==> flow/design.v <==
`timescale 1ns / 1ps
module scr_search(clk,rst,start,R_fixed,angle1,adder,error,X,Y,done
    );
wire [13:0] R_LUT[255:0];
wire [13:0] tan_LUT[255:0];
wire [3:0] adder_LUT[255:0];
wire [13:0] sind_LUT[19:0];
assign sind_LUT[0]=14'b00000001001001;
assign sind_LUT[1]=14'b00000001010000;
assign sind_LUT[2]=14'b00000001011000;
assign sind_LUT[3]=14'b00000001011111;
assign sind_LUT[4]=14'b00000001100110;
assign sind_LUT[5]=14'b00000001101110;
assign sind_LUT[6]=14'b00000001110101;
assign sind_LUT[7]=14'b00000001111100;
assign sind_LUT[8]=14'b00000010000100;
assign sind_LUT[9]=14'b00000010001011;
assign sind_LUT[10]=14'b00000010010010;
assign sind_LUT[11]=14'b00000010011010;
assign sind_LUT[12]=14'b00000010100001;
assign sind_LUT[13]=14'b00000010101000;
assign sind_LUT[14]=14'b00000010110000;
assign sind_LUT[15]=14'b00000010110111;
assign sind_LUT[16]=14'b00000010111110;
assign sind_LUT[17]=14'b00000011000110;
assign sind_LUT[18]=14'b00000011001101;
assign sind_LUT[19]=14'b00000011010100;
assign R_LUT[0]=14'b000000000000000;
assign R_LUT[1]=14'b000000010000000;
assign R_LUT[2]=14'b000000100000000;
assign R_LUT[3]=14'b000000110000000;
assign R_LUT[4]=14'b000001000000000;
assign R_LUT[5]=14'b000001010000000;
assign R_LUT[6]=14'b000001100000000;
assign R_LUT[7]=14'b000001110000000;
assign R_LUT[8]=14'b000010000000000;
assign R_LUT[9]=14'b000010010000000;
assign R_LUT[10]=14'b00010100000000;
assign R_LUT[11]=14'b00010110000000;
assign R_LUT[12]=14'b00011000000000;
assign R_LUT[13]=14'b00011010000000;
assign R_LUT[14]=14'b00011100000000;
assign R_LUT[15]=14'b00011110000000;
assign R_LUT[16]=14'b00000010000000;
assign R_LUT[17]=14'b00000010110101;
assign R_LUT[18]=14'b00000100011110;
assign R_LUT[19]=14'b00000110010100;
assign R_LUT[20]=14'b00001000001111;
assign R_LUT[21]=14'b00001010001100;
assign R_LUT[22]=14'b00001100001010;
assign R_LUT[23]=14'b00001110001001;
assign R_LUT[24]=14'b00010000000111;
assign R_LUT[25]=14'b00010010000111;
assign R_LUT[26]=14'b00010100000110;
assign R_LUT[27]=14'b00010110000101;
assign R_LUT[28]=14'b00011000000101;
assign R_LUT[29]=14'b00011010000100;
assign R_LUT[30]=14'b00011100000100;
assign R_LUT[31]=14'b00011110000100;
assign R_LUT[32]=14'b00000100000000;
assign R_LUT[33]=14'b00000100011110;
assign R_LUT[34]=14'b00000101101010;
assign R_LUT[35]=14'b00000111001101;
assign R_LUT[36]=14'b00001000111100;
assign R_LUT[37]=14'b00001010110001;
assign R_LUT[38]=14'b00001100101001;
assign R_LUT[39]=14'b00001110100011;
assign R_LUT[40]=14'b00010000011111;
assign R_LUT[41]=14'b00010010011100;
assign R_LUT[42]=14'b00010100011001;
assign R_LUT[43]=14'b00010110010111;
assign R_LUT[44]=14'b00011000010101;
assign R_LUT[45]=14'b00011010010011;
assign R_LUT[46]=14'b00011100010010;
assign R_LUT[47]=14'b00011110010000;
assign R_LUT[48]=14'b00000110000000;
assign R_LUT[49]=14'b00000110010100;
assign R_LUT[50]=14'b00000111001101;
assign R_LUT[51]=14'b00001000011111;
assign R_LUT[52]=14'b00001010000000;
assign R_LUT[53]=14'b00001011101010;
assign R_LUT[54]=14'b00001101011010;
assign R_LUT[55]=14'b00001111001110;
assign R_LUT[56]=14'b00010001000101;
assign R_LUT[57]=14'b00010010111110;
assign R_LUT[58]=14'b00010100111000;
assign R_LUT[59]=14'b00010110110011;
assign R_LUT[60]=14'b00011000101111;
assign R_LUT[61]=14'b00011010101011;
assign R_LUT[62]=14'b00011100101000;
assign R_LUT[63]=14'b00011110100110;
assign R_LUT[64]=14'b00001000000000;
assign R_LUT[65]=14'b00001000001111;
assign R_LUT[66]=14'b00001000111100;
assign R_LUT[67]=14'b00001010000000;
assign R_LUT[68]=14'b00001011010100;
assign R_LUT[69]=14'b00001100110011;
assign R_LUT[70]=14'b00001110011011;
assign R_LUT[71]=14'b00010000000111;
assign R_LUT[72]=14'b00010001111000;
assign R_LUT[73]=14'b00010011101100;
assign R_LUT[74]=14'b00010101100010;
assign R_LUT[75]=14'b00010111011010;
assign R_LUT[76]=14'b00011001010011;
assign R_LUT[77]=14'b00011011001100;
assign R_LUT[78]=14'b00011101000111;
assign R_LUT[79]=14'b00011111000011;
assign R_LUT[80]=14'b00001010000000;
assign R_LUT[81]=14'b00001010001100;
assign R_LUT[82]=14'b00001010110001;
assign R_LUT[83]=14'b00001011101010;
assign R_LUT[84]=14'b00001100110011;
assign R_LUT[85]=14'b00001110001001;
assign R_LUT[86]=14'b00001111100111;
assign R_LUT[87]=14'b00010001001101;
assign R_LUT[88]=14'b00010010110111;
assign R_LUT[89]=14'b00010100100101;
assign R_LUT[90]=14'b00010110010111;
assign R_LUT[91]=14'b00011000001010;
assign R_LUT[92]=14'b00011010000000;
assign R_LUT[93]=14'b00011011110110;
assign R_LUT[94]=14'b00011101101110;
assign R_LUT[95]=14'b00011111100111;
assign R_LUT[96]=14'b00001100000000;
assign R_LUT[97]=14'b00001100001010;
assign R_LUT[98]=14'b00001100101001;
assign R_LUT[99]=14'b00001101011010;
assign R_LUT[100]=14'b00001110011011;
assign R_LUT[101]=14'b00001111100111;
assign R_LUT[102]=14'b00010000111110;
assign R_LUT[103]=14'b00010010011100;
assign R_LUT[104]=14'b00010100000000;
assign R_LUT[105]=14'b00010101101000;
assign R_LUT[106]=14'b00010111010100;
assign R_LUT[107]=14'b00011001000011;
assign R_LUT[108]=14'b00011010110101;
assign R_LUT[109]=14'b00011100101000;
assign R_LUT[110]=14'b00011110011101;
assign R_LUT[111]=14'b00100000010011;
assign R_LUT[112]=14'b00001110000000;
assign R_LUT[113]=14'b00001110001001;
assign R_LUT[114]=14'b00001110100011;
assign R_LUT[115]=14'b00001111001110;
assign R_LUT[116]=14'b00010000000111;
assign R_LUT[117]=14'b00010001001101;
assign R_LUT[118]=14'b00010010011100;
assign R_LUT[119]=14'b00010011110011;
assign R_LUT[120]=14'b00010101010000;
assign R_LUT[121]=14'b00010110110011;
assign R_LUT[122]=14'b00011000011010;
assign R_LUT[123]=14'b00011010000100;
assign R_LUT[124]=14'b00011011110010;
assign R_LUT[125]=14'b00011101100001;
assign R_LUT[126]=14'b00011111010011;
assign R_LUT[127]=14'b00100001000110;
assign R_LUT[128]=14'b00010000000000;
assign R_LUT[129]=14'b00010000000111;
assign R_LUT[130]=14'b00010000011111;
assign R_LUT[131]=14'b00010001000101;
assign R_LUT[132]=14'b00010001111000;
assign R_LUT[133]=14'b00010010110111;
assign R_LUT[134]=14'b00010100000000;
assign R_LUT[135]=14'b00010101010000;
assign R_LUT[136]=14'b00010110101000;
assign R_LUT[137]=14'b00011000000101;
assign R_LUT[138]=14'b00011001100111;
assign R_LUT[139]=14'b00011011001100;
assign R_LUT[140]=14'b00011100110110;
assign R_LUT[141]=14'b00011110100001;
assign R_LUT[142]=14'b00100000001111;
assign R_LUT[143]=14'b00100010000000;
assign R_LUT[144]=14'b00010010000000;
assign R_LUT[145]=14'b00010010000111;
assign R_LUT[146]=14'b00010010011100;
assign R_LUT[147]=14'b00010010111110;
assign R_LUT[148]=14'b00010011101100;
assign R_LUT[149]=14'b00010100100101;
assign R_LUT[150]=14'b00010101101000;
assign R_LUT[151]=14'b00010110110011;
assign R_LUT[152]=14'b00011000000101;
assign R_LUT[153]=14'b00011001011101;
assign R_LUT[154]=14'b00011010111010;
assign R_LUT[155]=14'b00011100011011;
assign R_LUT[156]=14'b00011110000000;
assign R_LUT[157]=14'b00011111100111;
assign R_LUT[158]=14'b00100001010010;
assign R_LUT[159]=14'b00100010111111;
assign R_LUT[160]=14'b00010100000000;
assign R_LUT[161]=14'b00010100000110;
assign R_LUT[162]=14'b00010100011001;
assign R_LUT[163]=14'b00010100111000;
assign R_LUT[164]=14'b00010101100010;
assign R_LUT[165]=14'b00010110010111;
assign R_LUT[166]=14'b00010111010100;
assign R_LUT[167]=14'b00011000011010;
assign R_LUT[168]=14'b00011001100111;
assign R_LUT[169]=14'b00011010111010;
assign R_LUT[170]=14'b00011100010010;
assign R_LUT[171]=14'b00011101101110;
assign R_LUT[172]=14'b00011111001111;
assign R_LUT[173]=14'b00100000110011;
assign R_LUT[174]=14'b00100010011010;
assign R_LUT[175]=14'b00100100000011;
assign R_LUT[176]=14'b00010110000000;
assign R_LUT[177]=14'b00010110000101;
assign R_LUT[178]=14'b00010110010111;
assign R_LUT[179]=14'b00010110110011;
assign R_LUT[180]=14'b00010111011010;
assign R_LUT[181]=14'b00011000001010;
assign R_LUT[182]=14'b00011001000011;
assign R_LUT[183]=14'b00011010000100;
assign R_LUT[184]=14'b00011011001100;
assign R_LUT[185]=14'b00011100011011;
assign R_LUT[186]=14'b00011101101110;
assign R_LUT[187]=14'b00011111000111;
assign R_LUT[188]=14'b00100000100011;
assign R_LUT[189]=14'b00100010000011;
assign R_LUT[190]=14'b00100011100110;
assign R_LUT[191]=14'b00100101001100;
assign R_LUT[192]=14'b00011000000000;
assign R_LUT[193]=14'b00011000000101;
assign R_LUT[194]=14'b00011000010101;
assign R_LUT[195]=14'b00011000101111;
assign R_LUT[196]=14'b00011001010011;
assign R_LUT[197]=14'b00011010000000;
assign R_LUT[198]=14'b00011010110101;
assign R_LUT[199]=14'b00011011110010;
assign R_LUT[200]=14'b00011100110110;
assign R_LUT[201]=14'b00011110000000;
assign R_LUT[202]=14'b00011111001111;
assign R_LUT[203]=14'b00100000100011;
assign R_LUT[204]=14'b00100001111100;
assign R_LUT[205]=14'b00100011011000;
assign R_LUT[206]=14'b00100100111000;
assign R_LUT[207]=14'b00100110011010;
assign R_LUT[208]=14'b00011010000000;
assign R_LUT[209]=14'b00011010000100;
assign R_LUT[210]=14'b00011010010011;
assign R_LUT[211]=14'b00011010101011;
assign R_LUT[212]=14'b00011011001100;
assign R_LUT[213]=14'b00011011110110;
assign R_LUT[214]=14'b00011100101000;
assign R_LUT[215]=14'b00011101100001;
assign R_LUT[216]=14'b00011110100001;
assign R_LUT[217]=14'b00011111100111;
assign R_LUT[218]=14'b00100000110011;
assign R_LUT[219]=14'b00100010000011;
assign R_LUT[220]=14'b00100011011000;
assign R_LUT[221]=14'b00100100110001;
assign R_LUT[222]=14'b00100110001101;
assign R_LUT[223]=14'b00100111101100;
assign R_LUT[224]=14'b00011100000000;
assign R_LUT[225]=14'b00011100000100;
assign R_LUT[226]=14'b00011100010010;
assign R_LUT[227]=14'b00011100101000;
assign R_LUT[228]=14'b00011101000111;
assign R_LUT[229]=14'b00011101101110;
assign R_LUT[230]=14'b00011110011101;
assign R_LUT[231]=14'b00011111010011;
assign R_LUT[232]=14'b00100000001111;
assign R_LUT[233]=14'b00100001010010;
assign R_LUT[234]=14'b00100010011010;
assign R_LUT[235]=14'b00100011100110;
assign R_LUT[236]=14'b00100100111000;
assign R_LUT[237]=14'b00100110001101;
assign R_LUT[238]=14'b00100111100110;
assign R_LUT[239]=14'b00101001000010;
assign R_LUT[240]=14'b00011110000000;
assign R_LUT[241]=14'b00011110000100;
assign R_LUT[242]=14'b00011110010000;
assign R_LUT[243]=14'b00011110100110;
assign R_LUT[244]=14'b00011111000011;
assign R_LUT[245]=14'b00011111100111;
assign R_LUT[246]=14'b00100000010011;
assign R_LUT[247]=14'b00100001000110;
assign R_LUT[248]=14'b00100010000000;
assign R_LUT[249]=14'b00100010111111;
assign R_LUT[250]=14'b00100100000011;
assign R_LUT[251]=14'b00100101001100;
assign R_LUT[252]=14'b00100110011010;
assign R_LUT[253]=14'b00100111101100;
assign R_LUT[254]=14'b00101001000010;
assign R_LUT[255]=14'b00101010011011;
assign adder_LUT[0]=4'b0010;
assign adder_LUT[1]=4'b0010;
assign adder_LUT[2]=4'b0011;
assign adder_LUT[3]=4'b0010;
assign adder_LUT[4]=4'b0011;
assign adder_LUT[5]=4'b0011;
assign adder_LUT[6]=4'b0100;
assign adder_LUT[7]=4'b0010;
assign adder_LUT[8]=4'b0011;
assign adder_LUT[9]=4'b0011;
assign adder_LUT[10]=4'b0100;
assign adder_LUT[11]=4'b0011;
assign adder_LUT[12]=4'b0100;
assign adder_LUT[13]=4'b0100;
assign adder_LUT[14]=4'b0101;
assign adder_LUT[15]=4'b0010;
assign adder_LUT[16]=4'b0010;
assign adder_LUT[17]=4'b0010;
assign adder_LUT[18]=4'b0011;
assign adder_LUT[19]=4'b0010;
assign adder_LUT[20]=4'b0011;
assign adder_LUT[21]=4'b0011;
assign adder_LUT[22]=4'b0100;
assign adder_LUT[23]=4'b0010;
assign adder_LUT[24]=4'b0011;
assign adder_LUT[25]=4'b0011;
assign adder_LUT[26]=4'b0100;
assign adder_LUT[27]=4'b011;
assign adder_LUT[28]=4'b0100;
assign adder_LUT[29]=4'b0100;
assign adder_LUT[30]=4'b0101;
assign adder_LUT[31]=4'b0010;
assign adder_LUT[32]=4'b0011;
assign adder_LUT[33]=4'b0011;
assign adder_LUT[34]=4'b0100;
assign adder_LUT[35]=4'b0011;
assign adder_LUT[36]=4'b0100;
assign adder_LUT[37]=4'b0100;
assign adder_LUT[38]=4'b0101;
assign adder_LUT[39]=4'b0011;
assign adder_LUT[40]=4'b0100;
assign adder_LUT[41]=4'b0100;
assign adder_LUT[42]=4'b0101;
assign adder_LUT[43]=4'b0100;
assign adder_LUT[44]=4'b0101;
assign adder_LUT[45]=4'b0101;
assign adder_LUT[46]=4'b0110;
assign adder_LUT[47]=4'b0011;
assign adder_LUT[48]=4'b0010;
assign adder_LUT[49]=4'b0010;
assign adder_LUT[50]=4'b0011;
assign adder_LUT[51]=4'b0010;
assign adder_LUT[52]=4'b0011;
assign adder_LUT[53]=4'b0011;
assign adder_LUT[54]=4'b0100;
assign adder_LUT[55]=4'b0010;
assign adder_LUT[56]=4'b0011;
assign adder_LUT[57]=4'b0011;
assign adder_LUT[58]=4'b0100;
assign adder_LUT[59]=4'b0011;
assign adder_LUT[60]=4'b0100;
assign adder_LUT[61]=4'b0100;
assign adder_LUT[62]=4'b0101;
assign adder_LUT[63]=4'b0010;
assign adder_LUT[64]=4'b0011;
assign adder_LUT[65]=4'b0011;
assign adder_LUT[66]=4'b0100;
assign adder_LUT[67]=4'b0011;
assign adder_LUT[68]=4'b0100;
assign adder_LUT[69]=4'b0100;
assign adder_LUT[70]=4'b0101;
assign adder_LUT[71]=4'b0011;
assign adder_LUT[72]=4'b0100;
assign adder_LUT[73]=4'b0100;
assign adder_LUT[74]=4'b0101;
assign adder_LUT[75]=4'b0100;
assign adder_LUT[76]=4'b0101;
assign adder_LUT[77]=4'b0101;
assign adder_LUT[78]=4'b0110;
assign adder_LUT[79]=4'b0011;
assign adder_LUT[80]=4'b0011;
assign adder_LUT[81]=4'b0011;
assign adder_LUT[82]=4'b0100;
assign adder_LUT[83]=4'b0011;
assign adder_LUT[84]=4'b0100;
assign adder_LUT[85]=4'b0100;
assign adder_LUT[86]=4'b0101;
assign adder_LUT[87]=4'b0011;
assign adder_LUT[88]=4'b0100;
assign adder_LUT[89]=4'b0100;
assign adder_LUT[90]=4'b0101;
assign adder_LUT[91]=4'b0100;
assign adder_LUT[92]=4'b0101;
assign adder_LUT[93]=4'b0101;
assign adder_LUT[94]=4'b0110;
assign adder_LUT[95]=4'b0011;
assign adder_LUT[96]=4'b0100;
assign adder_LUT[97]=4'b0100;
assign adder_LUT[98]=4'b0101;
assign adder_LUT[99]=4'b0100;
assign adder_LUT[100]=4'b0101;
assign adder_LUT[101]=4'b0101;
assign adder_LUT[102]=4'b0110;
assign adder_LUT[103]=4'b0100;
assign adder_LUT[104]=4'b0101;
assign adder_LUT[105]=4'b0101;
assign adder_LUT[106]=4'b0110;
assign adder_LUT[107]=4'b0101;
assign adder_LUT[108]=4'b0110;
assign adder_LUT[109]=4'b0110;
assign adder_LUT[110]=4'b0111;
assign adder_LUT[111]=4'b0100;
assign adder_LUT[112]=4'b0010;
assign adder_LUT[113]=4'b0010;
assign adder_LUT[114]=4'b0011;
assign adder_LUT[115]=4'b0010;
assign adder_LUT[116]=4'b0011;
assign adder_LUT[117]=4'b0011;
assign adder_LUT[118]=4'b0100;
assign adder_LUT[119]=4'b0010;
assign adder_LUT[120]=4'b0011;
assign adder_LUT[121]=4'b0011;
assign adder_LUT[122]=4'b0100;
assign adder_LUT[123]=4'b0011;
assign adder_LUT[124]=4'b0100;
assign adder_LUT[125]=4'b0100;
assign adder_LUT[126]=4'b0101;
assign adder_LUT[127]=4'b0010;
assign adder_LUT[128]=4'b0011;
assign adder_LUT[129]=4'b0011;
assign adder_LUT[130]=4'b0100;
assign adder_LUT[131]=4'b0011;
assign adder_LUT[132]=4'b0100;
assign adder_LUT[133]=4'b0100;
assign adder_LUT[134]=4'b0101;
assign adder_LUT[135]=4'b0011;
assign adder_LUT[136]=4'b0100;
assign adder_LUT[137]=4'b0100;
assign adder_LUT[138]=4'b0101;
assign adder_LUT[139]=4'b0100;
assign adder_LUT[140]=4'b0101;
assign adder_LUT[141]=4'b0101;
assign adder_LUT[142]=4'b0110;
assign adder_LUT[143]=4'b0011;
assign adder_LUT[144]=4'b0011;
assign adder_LUT[145]=4'b0011;
assign adder_LUT[146]=4'b0100;
assign adder_LUT[147]=4'b0011;
assign adder_LUT[148]=4'b0100;
assign adder_LUT[149]=4'b0100;
assign adder_LUT[150]=4'b0101;
assign adder_LUT[151]=4'b0011;
assign adder_LUT[152]=4'b0100;
assign adder_LUT[153]=4'b0100;
assign adder_LUT[154]=4'b0101;
assign adder_LUT[155]=4'b0100;
assign adder_LUT[156]=4'b0101;
assign adder_LUT[157]=4'b0101;
assign adder_LUT[158]=4'b0110;
assign adder_LUT[159]=4'b0011;
assign adder_LUT[160]=4'b0100;
assign adder_LUT[161]=4'b0100;
assign adder_LUT[162]=4'b0101;
assign adder_LUT[163]=4'b0100;
assign adder_LUT[164]=4'b0101;
assign adder_LUT[165]=4'b0101;
assign adder_LUT[166]=4'b0110;
assign adder_LUT[167]=4'b0100;
assign adder_LUT[168]=4'b0101;
assign adder_LUT[169]=4'b0101;
assign adder_LUT[170]=4'b0110;
assign adder_LUT[171]=4'b0101;
assign adder_LUT[172]=4'b0110;
assign adder_LUT[173]=4'b0110;
assign adder_LUT[174]=4'b0111;
assign adder_LUT[175]=4'b0100;
assign adder_LUT[176]=4'b0011;
assign adder_LUT[177]=4'b0011;
assign adder_LUT[178]=4'b0100;
assign adder_LUT[179]=4'b0011;
assign adder_LUT[180]=4'b0100;
assign adder_LUT[181]=4'b0100;
assign adder_LUT[182]=4'b0101;
assign adder_LUT[183]=4'b0011;
assign adder_LUT[184]=4'b0100;
assign adder_LUT[185]=4'b0100;
assign adder_LUT[186]=4'b0101;
assign adder_LUT[187]=4'b0100;
assign adder_LUT[188]=4'b0101;
assign adder_LUT[189]=4'b0101;
assign adder_LUT[190]=4'b0110;
assign adder_LUT[191]=4'b0011;
assign adder_LUT[192]=4'b0100;
assign adder_LUT[193]=4'b0100;
assign adder_LUT[194]=4'b0101;
assign adder_LUT[195]=4'b0100;
assign adder_LUT[196]=4'b0101;
assign adder_LUT[197]=4'b0101;
assign adder_LUT[198]=4'b0110;
assign adder_LUT[199]=4'b0100;
assign adder_LUT[200]=4'b0101;
assign adder_LUT[201]=4'b0101;
assign adder_LUT[202]=4'b0110;
assign adder_LUT[203]=4'b0101;
assign adder_LUT[204]=4'b0110;
assign adder_LUT[205]=4'b0110;
assign adder_LUT[206]=4'b0111;
assign adder_LUT[207]=4'b0100;
assign adder_LUT[208]=4'b0100;
assign adder_LUT[209]=4'b0100;
assign adder_LUT[210]=4'b0101;
assign adder_LUT[211]=4'b0100;
assign adder_LUT[212]=4'b0101;
assign adder_LUT[213]=4'b0101;
assign adder_LUT[214]=4'b0110;
assign adder_LUT[215]=4'b0100;
assign adder_LUT[216]=4'b0101;
assign adder_LUT[217]=4'b0101;
assign adder_LUT[218]=4'b0110;
assign adder_LUT[219]=4'b0101;
assign adder_LUT[220]=4'b0110;
assign adder_LUT[221]=4'b0110;
assign adder_LUT[222]=4'b0111;
assign adder_LUT[223]=4'b0100;
assign adder_LUT[224]=4'b0101;
assign adder_LUT[225]=4'b0101;
assign adder_LUT[226]=4'b0110;
assign adder_LUT[227]=4'b0101;
assign adder_LUT[228]=4'b0110;
assign adder_LUT[229]=4'b0110;
assign adder_LUT[230]=4'b0111;
assign adder_LUT[231]=4'b0101;
assign adder_LUT[232]=4'b0110;
assign adder_LUT[233]=4'b0110;
assign adder_LUT[234]=4'b0111;
assign adder_LUT[235]=4'b0110;
assign adder_LUT[236]=4'b0111;
assign adder_LUT[237]=4'b0111;
assign adder_LUT[238]=4'b1000;
assign adder_LUT[239]=4'b0101;
assign adder_LUT[240]=4'b0010;
assign adder_LUT[241]=4'b0010;
assign adder_LUT[242]=4'b00011;
assign adder_LUT[243]=4'b0010;
assign adder_LUT[244]=4'b0011;
assign adder_LUT[245]=4'b0011;
assign adder_LUT[246]=4'b0100;
assign adder_LUT[247]=4'b0010;
assign adder_LUT[248]=4'b0011;
assign adder_LUT[249]=4'b0011;
assign adder_LUT[250]=4'b0100;
assign adder_LUT[251]=4'b0011;
assign adder_LUT[252]=4'b0100;
assign adder_LUT[253]=4'b0100;
assign adder_LUT[254]=4'b0101;
assign adder_LUT[255]=4'b0010;
assign tan_LUT[0]=14'b10110100000000;
assign tan_LUT[1]=14'b10110100000000;
assign tan_LUT[2]=14'b10110100000000;
assign tan_LUT[3]=14'b10110100000000;
assign tan_LUT[4]=14'b10110100000000;
assign tan_LUT[5]=14'b10110100000000;
assign tan_LUT[6]=14'b10110100000000;
assign tan_LUT[7]=14'b10110100000000;
assign tan_LUT[8]=14'b10110100000000;
assign tan_LUT[9]=14'b10110100000000;
assign tan_LUT[10]=14'b10110100000000;
assign tan_LUT[11]=14'b10110100000000;
assign tan_LUT[12]=14'b10110100000000;
assign tan_LUT[13]=14'b10110100000000;
assign tan_LUT[14]=14'b10110100000000;
assign tan_LUT[15]=14'b10110100000000;
assign tan_LUT[16]=14'b00000000000000;
assign tan_LUT[17]=14'b01011010000000;
assign tan_LUT[18]=14'b01111110110111;
assign tan_LUT[19]=14'b10001111001000;
assign tan_LUT[20]=14'b10010111111011;
assign tan_LUT[21]=14'b10011101011000;
assign tan_LUT[22]=14'b10100001000100;
assign tan_LUT[23]=14'b10100011101111;
assign tan_LUT[24]=14'b10100101110000;
assign tan_LUT[25]=14'b10100111010100;
assign tan_LUT[26]=14'b10101000100101;
assign tan_LUT[27]=14'b10101001100111;
assign tan_LUT[28]=14'b10101010011110;
assign tan_LUT[29]=14'b10101011001100;
assign tan_LUT[30]=14'b10101011110101;
assign tan_LUT[31]=14'b10101100010111;
assign tan_LUT[32]=14'b00000000000000;
assign tan_LUT[33]=14'b00110101001000;
assign tan_LUT[34]=14'b01011010000000;
assign tan_LUT[35]=14'b01110000100111;
assign tan_LUT[36]=14'b01111110110111;
assign tan_LUT[37]=14'b10001000011001;
assign tan_LUT[38]=14'b10001111001000;
assign tan_LUT[39]=14'b10010100000110;
assign tan_LUT[40]=14'b10010111111011;
assign tan_LUT[41]=14'b10011010111100;
assign tan_LUT[42]=14'b10011101011000;
assign tan_LUT[43]=14'b10011111011000;
assign tan_LUT[44]=14'b10100001000100;
assign tan_LUT[45]=14'b10100010100000;
assign tan_LUT[46]=14'b10100011101111;
assign tan_LUT[47]=14'b10100100110011;
assign tan_LUT[48]=14'b00000000000000;
assign tan_LUT[49]=14'b00100100110111;
assign tan_LUT[50]=14'b01000011011000;
assign tan_LUT[51]=14'b01011010000000;
assign tan_LUT[52]=14'b01101010010000;
assign tan_LUT[53]=14'b01110110000100;
assign tan_LUT[54]=14'b01111110110111;
assign tan_LUT[55]=14'b10000101100110;
assign tan_LUT[56]=14'b10001010111000;
assign tan_LUT[57]=14'b10001111001000;
assign tan_LUT[58]=14'b10010010100110;
assign tan_LUT[59]=14'b10010101011111;
assign tan_LUT[60]=14'b10010111111011;
assign tan_LUT[61]=14'b10011010000000;
assign tan_LUT[62]=14'b10011011110011;
assign tan_LUT[63]=14'b10011101011000;
assign tan_LUT[64]=14'b00000000000000;
assign tan_LUT[65]=14'b00011100000100;
assign tan_LUT[66]=14'b00110101001000;
assign tan_LUT[67]=14'b01001001101111;
assign tan_LUT[68]=14'b01011010000000;
assign tan_LUT[69]=14'b01100110101011;
assign tan_LUT[70]=14'b01110000100111;
assign tan_LUT[71]=14'b01111000100000;
assign tan_LUT[72]=14'b01111110110111;
assign tan_LUT[73]=14'b10000100000100;
assign tan_LUT[74]=14'b10001000011001;
assign tan_LUT[75]=14'b10001100000010;
assign tan_LUT[76]=14'b10001111001000;
assign tan_LUT[77]=14'b10010001110010;
assign tan_LUT[78]=14'b10010100000110;
assign tan_LUT[79]=14'b10010110001000;
assign tan_LUT[80]=14'b00000000000000;
assign tan_LUT[81]=14'b00010110100111;
assign tan_LUT[82]=14'b00101011100110;
assign tan_LUT[83]=14'b00111101111011;
assign tan_LUT[84]=14'b01001101010100;
assign tan_LUT[85]=14'b01011010000000;
assign tan_LUT[86]=14'b01100100011000;
assign tan_LUT[87]=14'b01101100111011;
assign tan_LUT[88]=14'b01110011111111;
assign tan_LUT[89]=14'b01111001111001;
assign tan_LUT[90]=14'b01111110110111;
assign tan_LUT[91]=14'b10000011000111;
assign tan_LUT[92]=14'b10000110110000;
assign tan_LUT[93]=14'b10001001111011;
assign tan_LUT[94]=14'b10001100101100;
assign tan_LUT[95]=14'b10001111001000;
assign tan_LUT[96]=14'b00000000000000;
assign tan_LUT[97]=14'b00010010111011;
assign tan_LUT[98]=14'b00100100110111;
assign tan_LUT[99]=14'b00110101001000;
assign tan_LUT[100]=14'b01000011011000;
assign tan_LUT[101]=14'b01001111100111;
assign tan_LUT[102]=14'b01011010000000;
assign tan_LUT[103]=14'b01100010110011;
assign tan_LUT[104]=14'b01101010010000;
assign tan_LUT[105]=14'b01110000100111;
assign tan_LUT[106]=14'b01110110000100;
assign tan_LUT[107]=14'b01111010110001;
assign tan_LUT[108]=14'b01111110110111;
assign tan_LUT[109]=14'b10000010011100;
assign tan_LUT[110]=14'b10000101100110;
assign tan_LUT[111]=14'b10001000011001;
assign tan_LUT[112]=14'b00000000000000;
assign tan_LUT[113]=14'b00010000010000;
assign tan_LUT[114]=14'b00011111111001;
assign tan_LUT[115]=14'b00101110011001;
assign tan_LUT[116]=14'b00111011011111;
assign tan_LUT[117]=14'b01000111000100;
assign tan_LUT[118]=14'b01010001001100;
assign tan_LUT[119]=14'b01011010000000;
assign tan_LUT[120]=14'b01100001101000;
assign tan_LUT[121]=14'b01101000010000;
assign tan_LUT[122]=14'b01101110000001;
assign tan_LUT[123]=14'b01110011000011;
assign tan_LUT[124]=14'b01110111011111;
assign tan_LUT[125]=14'b01111011011001;
assign tan_LUT[126]=14'b01111110110111;
assign tan_LUT[127]=14'b10000001111101;
assign tan_LUT[128]=14'b00000000000000;
assign tan_LUT[129]=14'b00001110010000;
assign tan_LUT[130]=14'b00011100000100;
assign tan_LUT[131]=14'b00101001000111;
assign tan_LUT[132]=14'b00110101001000;
assign tan_LUT[133]=14'b01000000000000;
assign tan_LUT[134]=14'b01001001101111;
assign tan_LUT[135]=14'b01010010010111;
assign tan_LUT[136]=14'b01011010000000;
assign tan_LUT[137]=14'b01100000101110;
assign tan_LUT[138]=14'b01100110101011;
assign tan_LUT[139]=14'b01101011111100;
assign tan_LUT[140]=14'b01110000100111;
assign tan_LUT[141]=14'b01110100110010;
assign tan_LUT[142]=14'b01111000100000;
assign tan_LUT[143]=14'b01111011110110;
assign tan_LUT[144]=14'b00000000000000;
assign tan_LUT[145]=14'b00001100101011;
assign tan_LUT[146]=14'b00011001000011;
assign tan_LUT[147]=14'b00100100110111;
assign tan_LUT[148]=14'b00101111111011;
assign tan_LUT[149]=14'b00111010000110;
assign tan_LUT[150]=14'b01000011011000;
assign tan_LUT[151]=14'b01001011110000;
assign tan_LUT[152]=14'b01010011010001;
assign tan_LUT[153]=14'b01011010000000;
assign tan_LUT[154]=14'b01100000000001;
assign tan_LUT[155]=14'b01100101011010;
assign tan_LUT[156]=14'b01101010010000;
assign tan_LUT[157]=14'b01101110100111;
assign tan_LUT[158]=14'b01110010100001;
assign tan_LUT[159]=14'b01110110000100;
assign tan_LUT[160]=14'b00000000000000;
assign tan_LUT[161]=14'b00001011011010;
assign tan_LUT[162]=14'b00010110100111;
assign tan_LUT[163]=14'b00100001011001;
assign tan_LUT[164]=14'b00101011100110;
assign tan_LUT[165]=14'b00110101001000;
assign tan_LUT[166]=14'b00111101111011;
assign tan_LUT[167]=14'b01000101111110;
assign tan_LUT[168]=14'b01001101010100;
assign tan_LUT[169]=14'b01010011111110;
assign tan_LUT[170]=14'b01011010000000;
assign tan_LUT[171]=14'b01011111011100;
assign tan_LUT[172]=14'b01100100011000;
assign tan_LUT[173]=14'b01101000110111;
assign tan_LUT[174]=14'b01101100111011;
assign tan_LUT[175]=14'b01110000100111;
assign tan_LUT[176]=14'b00000000000000;
assign tan_LUT[177]=14'b00001010011000;
assign tan_LUT[178]=14'b00010100100111;
assign tan_LUT[179]=14'b00011110100000;
assign tan_LUT[180]=14'b00100111111101;
assign tan_LUT[181]=14'b00110000111000;
assign tan_LUT[182]=14'b00111001001110;
assign tan_LUT[183]=14'b01000000111100;
assign tan_LUT[184]=14'b01001000000011;
assign tan_LUT[185]=14'b01001110100101;
assign tan_LUT[186]=14'b01010100100011;
assign tan_LUT[187]=14'b01011010000000;
assign tan_LUT[188]=14'b01011110111110;
assign tan_LUT[189]=14'b01100011100001;
assign tan_LUT[190]=14'b01100111101011;
assign tan_LUT[191]=14'b01101011011111;
assign tan_LUT[192]=14'b00000000000000;
assign tan_LUT[193]=14'b00001001100001;
assign tan_LUT[194]=14'b00010010111011;
assign tan_LUT[195]=14'b00011100000100;
assign tan_LUT[196]=14'b00100100110111;
assign tan_LUT[197]=14'b00101101001111;
assign tan_LUT[198]=14'b00110101001000;
assign tan_LUT[199]=14'b00111100100000;
assign tan_LUT[200]=14'b01000011011000;
assign tan_LUT[201]=14'b01001001101111;
assign tan_LUT[202]=14'b01001111100111;
assign tan_LUT[203]=14'b01010101000001;
assign tan_LUT[204]=14'b01011010000000;
assign tan_LUT[205]=14'b01011110100101;
assign tan_LUT[206]=14'b01100010110011;
assign tan_LUT[207]=14'b01100110101011;
assign tan_LUT[208]=14'b00000000000000;
assign tan_LUT[209]=14'b00001000110011;
assign tan_LUT[210]=14'b00010001011111;
assign tan_LUT[211]=14'b00011001111111;
assign tan_LUT[212]=14'b00100010001101;
assign tan_LUT[213]=14'b00101010000100;
assign tan_LUT[214]=14'b00110001100011;
assign tan_LUT[215]=14'b00111000100110;
assign tan_LUT[216]=14'b00111111001101;
assign tan_LUT[217]=14'b01000101011000;
assign tan_LUT[218]=14'b01001011001000;
assign tan_LUT[219]=14'b01010000011110;
assign tan_LUT[220]=14'b01010101011010;
assign tan_LUT[221]=14'b01011010000000;
assign tan_LUT[222]=14'b01011110001111;
assign tan_LUT[223]=14'b01100010001010;
assign tan_LUT[224]=14'b00000000000000;
assign tan_LUT[225]=14'b00001000001010;
assign tan_LUT[226]=14'b00010000010000;
assign tan_LUT[227]=14'b00011000001100;
assign tan_LUT[228]=14'b00011111111001;
assign tan_LUT[229]=14'b00100111010011;
assign tan_LUT[230]=14'b00101110011001;
assign tan_LUT[231]=14'b00110101001000;
assign tan_LUT[232]=14'b00111011011111;
assign tan_LUT[233]=14'b01000001011110;
assign tan_LUT[234]=14'b01000111000100;
assign tan_LUT[235]=14'b01001100010100;
assign tan_LUT[236]=14'b01010001001100;
assign tan_LUT[237]=14'b01010101110000;
assign tan_LUT[238]=14'b01011010000000;
assign tan_LUT[239]=14'b01011101111100;
assign tan_LUT[240]=14'b00000000000000;
assign tan_LUT[241]=14'b00000111101000;
assign tan_LUT[242]=14'b00001111001100;
assign tan_LUT[243]=14'b00010110100111;
assign tan_LUT[244]=14'b00011101110111;
assign tan_LUT[245]=14'b00100100110111;
assign tan_LUT[246]=14'b00101011100110;
assign tan_LUT[247]=14'b00110010000010;
assign tan_LUT[248]=14'b00111000001001;
assign tan_LUT[249]=14'b00111101111011;
assign tan_LUT[250]=14'b01000011011000;
assign tan_LUT[251]=14'b01001000100000;
assign tan_LUT[252]=14'b01001101010100;
assign tan_LUT[253]=14'b01010001110101;
assign tan_LUT[254]=14'b01010110000011;
assign tan_LUT[255]=14'b01011010000000;
input clk;
input rst;
input start;
input [13:0] R_fixed ;
input [13:0] angle1;
input [3:0] adder;
input [4:0] error;
output [3:0] X;
output [3:0] Y;
output done;
reg [13:0] data_outR; 
reg [13:0] data_outtan; 
reg [3:0] data_outadder; 
reg [7:0] count;
reg [9:0] globalcount;
reg [13:0] temp;
reg [3:0] X;
reg [3:0] Y;
reg [13:0] temp_tan;
reg busy;
reg done;
always@(posedge clk)
begin
	if(rst)
	begin
		busy = 1'b0;
		done = 1'b0;
	end
	else if(!busy)
	begin
		if(start)
		begin
			busy = 1'b1;
			done = 1'b0;
			count = 8'b00000000;
			globalcount = 10'b0000000000;
			temp_tan = 14'b11111111111111;
			X = 4'b0000;
			Y = 4'b0000;
		end
	end
	else if(globalcount < 764)
	begin
	globalcount=globalcount+1;
	if(globalcount==1 || globalcount==4 || globalcount==7 || globalcount==10 || globalcount==13 || globalcount==16 || globalcount==19 || globalcount==22 || globalcount==25 || globalcount==28 || globalcount==31 || globalcount==34 || globalcount==37 || globalcount==40 || globalcount==43 || globalcount==46 || globalcount==49 || globalcount==52 || globalcount==55 || globalcount==58 || globalcount==61 || globalcount==64 || globalcount==67 || globalcount==70 || globalcount==73 || globalcount==76 || globalcount==79 || globalcount==82 || globalcount==85 || globalcount==88 || globalcount==91 || globalcount==94 || globalcount==97 ||globalcount==100 || globalcount==103 || globalcount==106 || globalcount==109 || globalcount==112 || globalcount==115 || globalcount==118 || globalcount==121 || globalcount==124 || globalcount==127 || globalcount==130 || globalcount==133 || globalcount==136 || globalcount==139 || globalcount==142 || globalcount==145 || globalcount==148 || globalcount==151 || globalcount==154 || globalcount==157 || globalcount==160 || globalcount==163 || globalcount==166 || globalcount==169 || globalcount==172 || globalcount==175 || globalcount==178 || globalcount==181 || globalcount==184 || globalcount==187 || globalcount==190 || globalcount==193 || globalcount==196 || globalcount==199 || globalcount==202 || globalcount==205 || globalcount==208 || globalcount==211 || globalcount==214 || globalcount==217 || globalcount==220 || globalcount==223 || globalcount==226 || globalcount==229 || globalcount==232 || globalcount==235 || globalcount==238 || globalcount==241 || globalcount==244 || globalcount==247 || globalcount==250 || globalcount==253 || globalcount==256 || globalcount==259 || globalcount==262 || globalcount==265 || globalcount==268 || globalcount==271 || globalcount==274 || globalcount==277 || globalcount==280 || globalcount==283 || globalcount==286 || globalcount==289 || globalcount==292 || globalcount==295 || globalcount==298 || globalcount==301 || globalcount==304 || globalcount==307 || globalcount==310 || globalcount==313 || globalcount==316 || globalcount==319 || globalcount==322 || globalcount==325 || globalcount==328 || globalcount==331 || globalcount==334 || globalcount==337 || globalcount==340 || globalcount==343 || globalcount==346 || globalcount==349 || globalcount==352 || globalcount==355 || globalcount==358 || globalcount==361 || globalcount==364 || globalcount==367 || globalcount==370 || globalcount==373 || globalcount==376 || globalcount==379 || globalcount==382 || globalcount==385 || globalcount==388 || globalcount==391 || globalcount==394 || globalcount==397 || globalcount==400 || globalcount==403 || globalcount==406 || globalcount==409 || globalcount==412 || globalcount==415 || globalcount==418 || globalcount==421 || globalcount==424 || globalcount==427 || globalcount==430 || globalcount==433 || globalcount==436 || globalcount==439 || globalcount==442 || globalcount==445 || globalcount==448 || globalcount==451 || globalcount==454 || globalcount==457 || globalcount==460 || globalcount==463 ||globalcount==466 || globalcount==469 || globalcount==472 || globalcount==475 || globalcount==478 || globalcount==481 || globalcount==484 || globalcount==487 || globalcount==490 || globalcount==493 || globalcount==496 || globalcount==499 || globalcount==502 || globalcount==505 || globalcount==508 || globalcount==511 || globalcount==514 || globalcount==517 || globalcount==520 || globalcount==523 || globalcount==526 || globalcount==529 || globalcount==532 || globalcount==535 || globalcount==538 || globalcount==541 || globalcount==544 || globalcount==547 || globalcount==550 || globalcount==553 || globalcount==556 || globalcount==559 || globalcount==562 || globalcount==565 || globalcount==568 || globalcount==571 || globalcount==574 || globalcount==577 || globalcount==580 || globalcount==583 || globalcount==586 || globalcount==589 || globalcount==592 || globalcount==595 || globalcount==598 || globalcount==601 || globalcount==604 || globalcount==607 || globalcount==610 || globalcount==613 || globalcount==616 || globalcount==619 || globalcount==622 || globalcount==625 || globalcount==628 || globalcount==631 || globalcount==634 || globalcount==637 || globalcount==640 || globalcount==643 || globalcount==646 || globalcount==649 || globalcount==652 || globalcount==655 || globalcount==658 || globalcount==661 || globalcount==664 || globalcount==667 || globalcount==670 || globalcount==673 || globalcount==676 || globalcount==679 || globalcount==682 || globalcount==685 || globalcount==688 || globalcount==691 || globalcount==694 || globalcount==697 || globalcount==700 || globalcount==703 || globalcount==706 || globalcount==709 || globalcount==712 || globalcount==715 || globalcount==718 || globalcount==721 || globalcount==724 || globalcount==727 || globalcount==730 ||globalcount==733 ||globalcount==736 || globalcount==739 || globalcount==742 || globalcount==745 || globalcount==748 || globalcount==751 || globalcount==754 || globalcount==757 || globalcount==760 || globalcount==763) 
	begin
		count = count + 8'b00000001;
		data_outR = R_LUT[count];
		data_outadder = adder_LUT[count];
		data_outtan = tan_LUT[count];
		temp=(data_outtan>angle1)?(data_outtan-angle1):(angle1-data_outtan);
		if(data_outR < R_fixed  && data_outadder < adder && (temp)< sind_LUT[error])
		begin
			if ( temp < temp_tan  ) 
			begin
				  temp_tan=temp;
				  X[3:0] = count[7:4];
				  Y[3:0] = count[3:0];
			end
			end	
		end
	end
	else
	begin
		busy = 1'b0;
		done = 1'b1;
	end
end
endmodule
==> Tool chain data of scr_search <==
Tool output for the design above, in the order of the flow.
Line numbers count from 1 in the design file above.
Operators: Yosys type, input widths -> output width; for muxes data width and select width s.
Library cell names are shortened.
{ "setup": {"top": "scr_search", "clk_port": "clk", "cell_library": "sky130hd", "lib_corner": "tt_025C_1v80"} }

==> After elaboration <==
Yosys after proc, flatten, opt, wreduce and memory -nomap, before mapping. Memory bits, and registers merged into a memory's read port (data or address), are not among the register bits. Print and check cells are not counted. Equal cells are merged and count once.
{ "classes": {"add_sub_neg": 4, "n_mul": 0, "n_div": 0, "n_cmp": 6, "eq_ne": 534, "n_shift": 0, "muxes": 51, "bitwise": 1, "n_reduce_logical": 412} }
{ "ops": {"columns": ["op", "count"], "rows": [
  ["$pmux 14 s145", 1],
  ["$pmux 14 s120", 1],
  ["$eq 8x8->1 const B", 128],
  ["$eq 10x9->1 const B", 86],
  ["$eq 10x10->1 const B", 84],
  ["$eq 8x7->1 const B", 64],
  ["$eq 10x8->1 const B", 42],
  ["$pmux 14 s20", 1],
  ["$mux 14", 19],
  ["$eq 8x6->1 const B", 32],
  ["$logic_or 1x1->1", 254],
  ["$eq 10x7->1 const B", 22],
  ["$reduce_or 2->1", 106],
  ["$eq 8x5->1 const B", 16],
  ["$eq 10x6->1 const B", 10],
  ["$reduce_or 76->1", 1],
  ["$eq 8x4->1 const B", 8],
  ["$eq 10x5->1 const B", 6],
  ["$reduce_or 60->1", 1],
  ["$mux 4", 15],
  ["$reduce_or 58->1", 1],
  ["$reduce_or 4->1", 14],
  ["$lt 14x14->1", 3],
  ["$reduce_or 3->1", 14],
  ["$eq 5x4->1 const B", 8],
  ["$eq 8x3->1 const B", 4],
  ["$mux 8", 4],
  ["$reduce_or 15->1", 2]
]} }
Not listed: further kinds 35, cells in them 61.
{ "bits": {"regBits": 42, "latchBits": 0, "mem_bits_rw": 0, "rom_bits": 0, "clocked_rd_ports_x_width": 0, "memories": 0, "output_inout_bits": 9} }

==> Longest topological paths <==
Longest topological path by Yosys (ltp), each cell counted once; first at word level (registers and memories cut), then after technology mapping (sequential cells cut; the memories' decode and read muxes count).
{ "logic_depth": {"depth_word": 268, "ABC_AREA": 0, "mapped_depth": 38, "mapped_depth_nobuf": 34} }

==> Mapped cells and area <==
Yosys stat after the flow's synthesis: flattened, memories mapped to cells. It holds for the ABC_AREA given above (unset counts as 0); a run with the other value may have another netlist.
{ "synth_totals": {"stdcells": 1792, "mapped_area_um2": 11971.5, "ffs": 42} }
{ "by_type": {"columns": ["cell", "count", "type_area_um2"], "rows": [
  ["edfxtp_1", 40, 1.2E+03],
  ["ha_1", 71, 888.352],
  ["a21oi_1", 135, 675.648],
  ["nor2_1", 161, 604.33],
  ["nand2_1", 159, 596.822],
  ["o21ai_0", 102, 510.49],
  ["nand3_1", 76, 380.365],
  ["clkbuf_1", 96, 360.346],
  ["nor4_1", 57, 356.592],
  ["o22ai_1", 53, 331.568],
  ["nor3_1", 65, 325.312],
  ["nand4_1", 46, 287.776],
  ["a22oi_1", 37, 277.766],
  ["o221ai_1", 30, 262.752],
  ["inv_1", 69, 258.998],
  ["buf_2", 48, 240.23],
  ["a221oi_1", 27, 236.477],
  ["xnor2_1", 23, 201.443]
]} }
Other cell types: 82; their cells: 497.

==> Worst setup path after synthesis <==
OpenSTA on the mapped netlist: ideal clock, no wires. The path of least setup slack (recovery checks aside). Input and output delay are each 20% of the period. Register names are those of the netlist, which keeps one name where synthesis merged equal registers.
{ "synth_path": {"path_kind": "register to register", "startpoint": "register count[0]", "endpoint": "register X[0]", "period_ps": 12000, "launch_ps": 0, "arrival_time_ps": 9052, "path_slack_ps": 2513, "delay_ps": 9487, "driving_pins": 34, "path_buffers": 6, "period_less_setup_slack_ps": 9487} }
"delay_ps" = arrival - input delay + setup time.
"driving_pins": output pins that drive a net of the path, with the launching flip-flop's if there is one; two outputs of one cell count as two.
"period_less_setup_slack_ps" = period - worst setup slack (recovery checks aside). The figure is calculated, with input and output delays left at 20% of the set period.
Between the ends stands the longest chain of elaborated cells between them, by number of cells; it is not shown to be the way that was timed. Of several equally long chains one is given.
Each line given opens the expression or statement behind the cell; cells for indexed reads and writes are added by Yosys, which also makes memories of some case tables.
The path ends at the enable pin of a flip-flop; only ways to that pin are counted.
{ "synth_between": {"cell_sequence": "edfxtp_1 > ha_1 > buf_2 > nand3_1 > xor2_1 > buf_2 > a21oi_1 > buf_2 > a22oi_1 > o21ai_0 > or4_1 > or4b_1 > nor4_2 > inv_1 > ha_1 > buf_2 > a21o_1 > a21o_1 > a221o_1 > a41oi_2 > buf_2 > buf_1 > mux2_2 > ha_1 > a21boi_0 > o21a_1 > o21a_1 > o21ai_0 > nand2b_1 > a21oi_1 > o21a_1 > o211ai_1 > or4_1 > a211oi_1", "elab_chain_len": 14, "cone_cells": 434, "cone_classes": "add/sub (3); compare (5); eq/ne (257); mux (16); reduce/logical (153)"} }
{ "synth_lines": {"columns": ["element", "line", "source"], "rows": [
  ["start: declaration", 809, "reg [7:0] count;"],
  ["start: assignment", 830, "count = 8'b00000000;"],
  ["start: assignment", 842, "count = count + 8'b00000001;"],
  ["$add 8x1->8", 842, null],
  ["$eq 8x8->1", 845, "data_outtan = tan_LUT[count];"],
  ["$reduce_or 15->1", null, null],
  ["$pmux 14 s145", 845, null],
  ["$mux 14", 840, "if(globalcount==1 || globalcount==4 || globalcount==7 || globalcount==10 || globalcount==13 || globalcount==16 ..."],
  ["$mux 14", 837, "else if(globalcount < 764)"],
  ["$mux 14", 824, "else if(!busy)"],
  ["$mux 14", 819, "if(rst)"],
  ["$sub 14x14->14", 846, "temp=(data_outtan>angle1)?(data_outtan-angle1):(angle1-data_outtan);"],
  ["$mux 14", 846, null],
  ["$lt 14x14->1", 847, "if(data_outR < R_fixed && data_outadder < adder && (temp)< sind_LUT[error])"],
  ["$logic_and 1x1->1", 847, null],
  ["$ne 2x1->1", null, null],
  ["$reduce_and 6->1", null, null],
  ["end: assignment", 833, "X = 4'b0000;"],
  ["end: assignment", 852, "X[3:0] = count[7:4];"],
  ["end: declaration", 803, "output [3:0] X;"]
]} }

==> Timing after layout <==
From the final timing report of run A: the path of least setup slack in the routed layout; clock arrival at registers is part of the times.
The path's times are printed in steps of 10 ps; the period is the one set.
{ "layout_path": {"path_kind": "register to register", "startpoint": "register count[0]", "endpoint": "register X[2]", "period_ps": 11300, "launch_ps": 290, "arrival_time_ps": 10250, "path_slack_ps": 1050, "driving_pins": 36, "path_buffers": 4} }
Between the ends stands the longest chain of elaborated cells between them, by number of cells; it is not shown to be the way that was timed. Of several equally long chains one is given.
The path ends at the enable pin of a flip-flop; only ways to that pin are counted.
{ "layout_between": {"cell_sequence": "edfxtp_1 > ha_1 > buf_4 > a21oi_1 > o21bai_1 > nand3_1 > nand2_1 > buf_4 > nor2_1 > a2111oi_0 > and3_1 > nand3_1 > nor3_1 > ha_1 > inv_1 > fa_1 > inv_1 > o221ai_1 > a221o_1 > a41oi_2 > buf_4 > mux2i_1 > a221o_1 > a211oi_2 > xnor2_1 > ha_1 > nor2b_1 > o21ai_0 > nand3_1 > a21oi_1 > o21ai_0 > nor4_1 > o211ai_1 > or4_1 > a211oi_4 > buf_12", "elab_chain_len": 14, "cone_cells": 434, "cone_classes": "add/sub (3); compare (5); eq/ne (257); mux (16); reduce/logical (153)"} }
{ "layout_lines": {"columns": ["element", "line", "source"], "rows": [
  ["start: declaration", 809, "reg [7:0] count;"],
  ["start: assignment", 830, "count = 8'b00000000;"],
  ["start: assignment", 842, "count = count + 8'b00000001;"],
  ["$add 8x1->8", 842, null],
  ["$eq 8x8->1", 845, "data_outtan = tan_LUT[count];"],
  ["$reduce_or 15->1", null, null],
  ["$pmux 14 s145", 845, null],
  ["$mux 14", 840, "if(globalcount==1 || globalcount==4 || globalcount==7 || globalcount==10 || globalcount==13 || globalcount==16 ..."],
  ["$mux 14", 837, "else if(globalcount < 764)"],
  ["$mux 14", 824, "else if(!busy)"],
  ["$mux 14", 819, "if(rst)"],
  ["$sub 14x14->14", 846, "temp=(data_outtan>angle1)?(data_outtan-angle1):(angle1-data_outtan);"],
  ["$mux 14", 846, null],
  ["$lt 14x14->1", 847, "if(data_outR < R_fixed && data_outadder < adder && (temp)< sind_LUT[error])"],
  ["$logic_and 1x1->1", 847, null],
  ["$ne 2x1->1", null, null],
  ["$reduce_and 6->1", null, null],
  ["end: assignment", 833, "X = 4'b0000;"],
  ["end: assignment", 852, "X[3:0] = count[7:4];"],
  ["end: declaration", 803, "output [3:0] X;"]
]} }

Ticket comment

Settings and measured results of 3 stored flow runs for module scr_search (sky130hd), not sorted in any way. The constraints put input and output delay at 20% of the set period each and load the outputs with 0.01 pF.
"achieved_clock_period_ps" is the run's clock period less its worst setup slack. It is reckoned from that one timing run; input and output delays stay at 20% of the period that was set.
By "worst_path_time_ps" is meant the share of the clock period that the worst setup path is allowed (20% is reserved at inputs, 20% at outputs), minus its slack. Clock arrival times at its registers enter into it.
"power_mw" rests on the timing tool's default activity at the inputs, not on a simulated workload.
"worst_path_time_ps" is known to 10 ps.
[
  {
    "run": "run A",
    "settings": { "CORE_UTILIZATION": 25, "PLACE_DENSITY": 0.45, "SETUP_SLACK_MARGIN": 0.53, "period_ns": 11.3, "CAP_MARGIN": 20, "CORE_MARGIN": 2, "SLEW_MARGIN": 20 },
    "results": { "layout_stdcell_area_um2": 13929.6, "power_mw": 2.007, "setup_tns_ps": 0, "achieved_clock_period_ps": 10251, "fin_ws_ps": 1049, "worst_path_time_ps": 10250, "timing.worst_path_kind": "register to register", "yosys.chip_area_um2": 11971.5, "die_area_um2": 49653.2, "final_hold_ws_ps": 507 }
  },
  {
    "run": "run B",
    "settings": { "ABC_AREA": 1, "CAP_MARGIN": 5, "CORE_ASPECT_RATIO": 0.92, "CORE_MARGIN": 5, "CORE_UTILIZATION": 52, "CTS_CLUSTER_DIAMETER": 351, "GPL_ROUTABILITY_DRIVEN": 0, "GPL_TIMING_DRIVEN": 1, "MIN_ROUTING_LAYER": "met2", "PLACE_DENSITY": 0.45, "SLEW_MARGIN": 40, "TNS_END_PERCENT": 15, "period_ns": 11.1 },
    "outcome": "did not finish, routing stopped with GRT-0116"
  },
  {
    "run": "run C",
    "settings": { "ABC_AREA": 1, "CAP_MARGIN": 5, "CORE_ASPECT_RATIO": 0.92, "CORE_UTILIZATION": 52, "CTS_CLUSTER_DIAMETER": 91, "GPL_ROUTABILITY_DRIVEN": 0, "GPL_TIMING_DRIVEN": 0, "MIN_ROUTING_LAYER": "met2", "PLACE_DENSITY": 0.45, "SLEW_MARGIN": 40, "TNS_END_PERCENT": 15, "period_ns": 11.1, "CORE_MARGIN": 2 },
    "outcome": "did not finish, routing stopped with GRT-0116"
  }
]
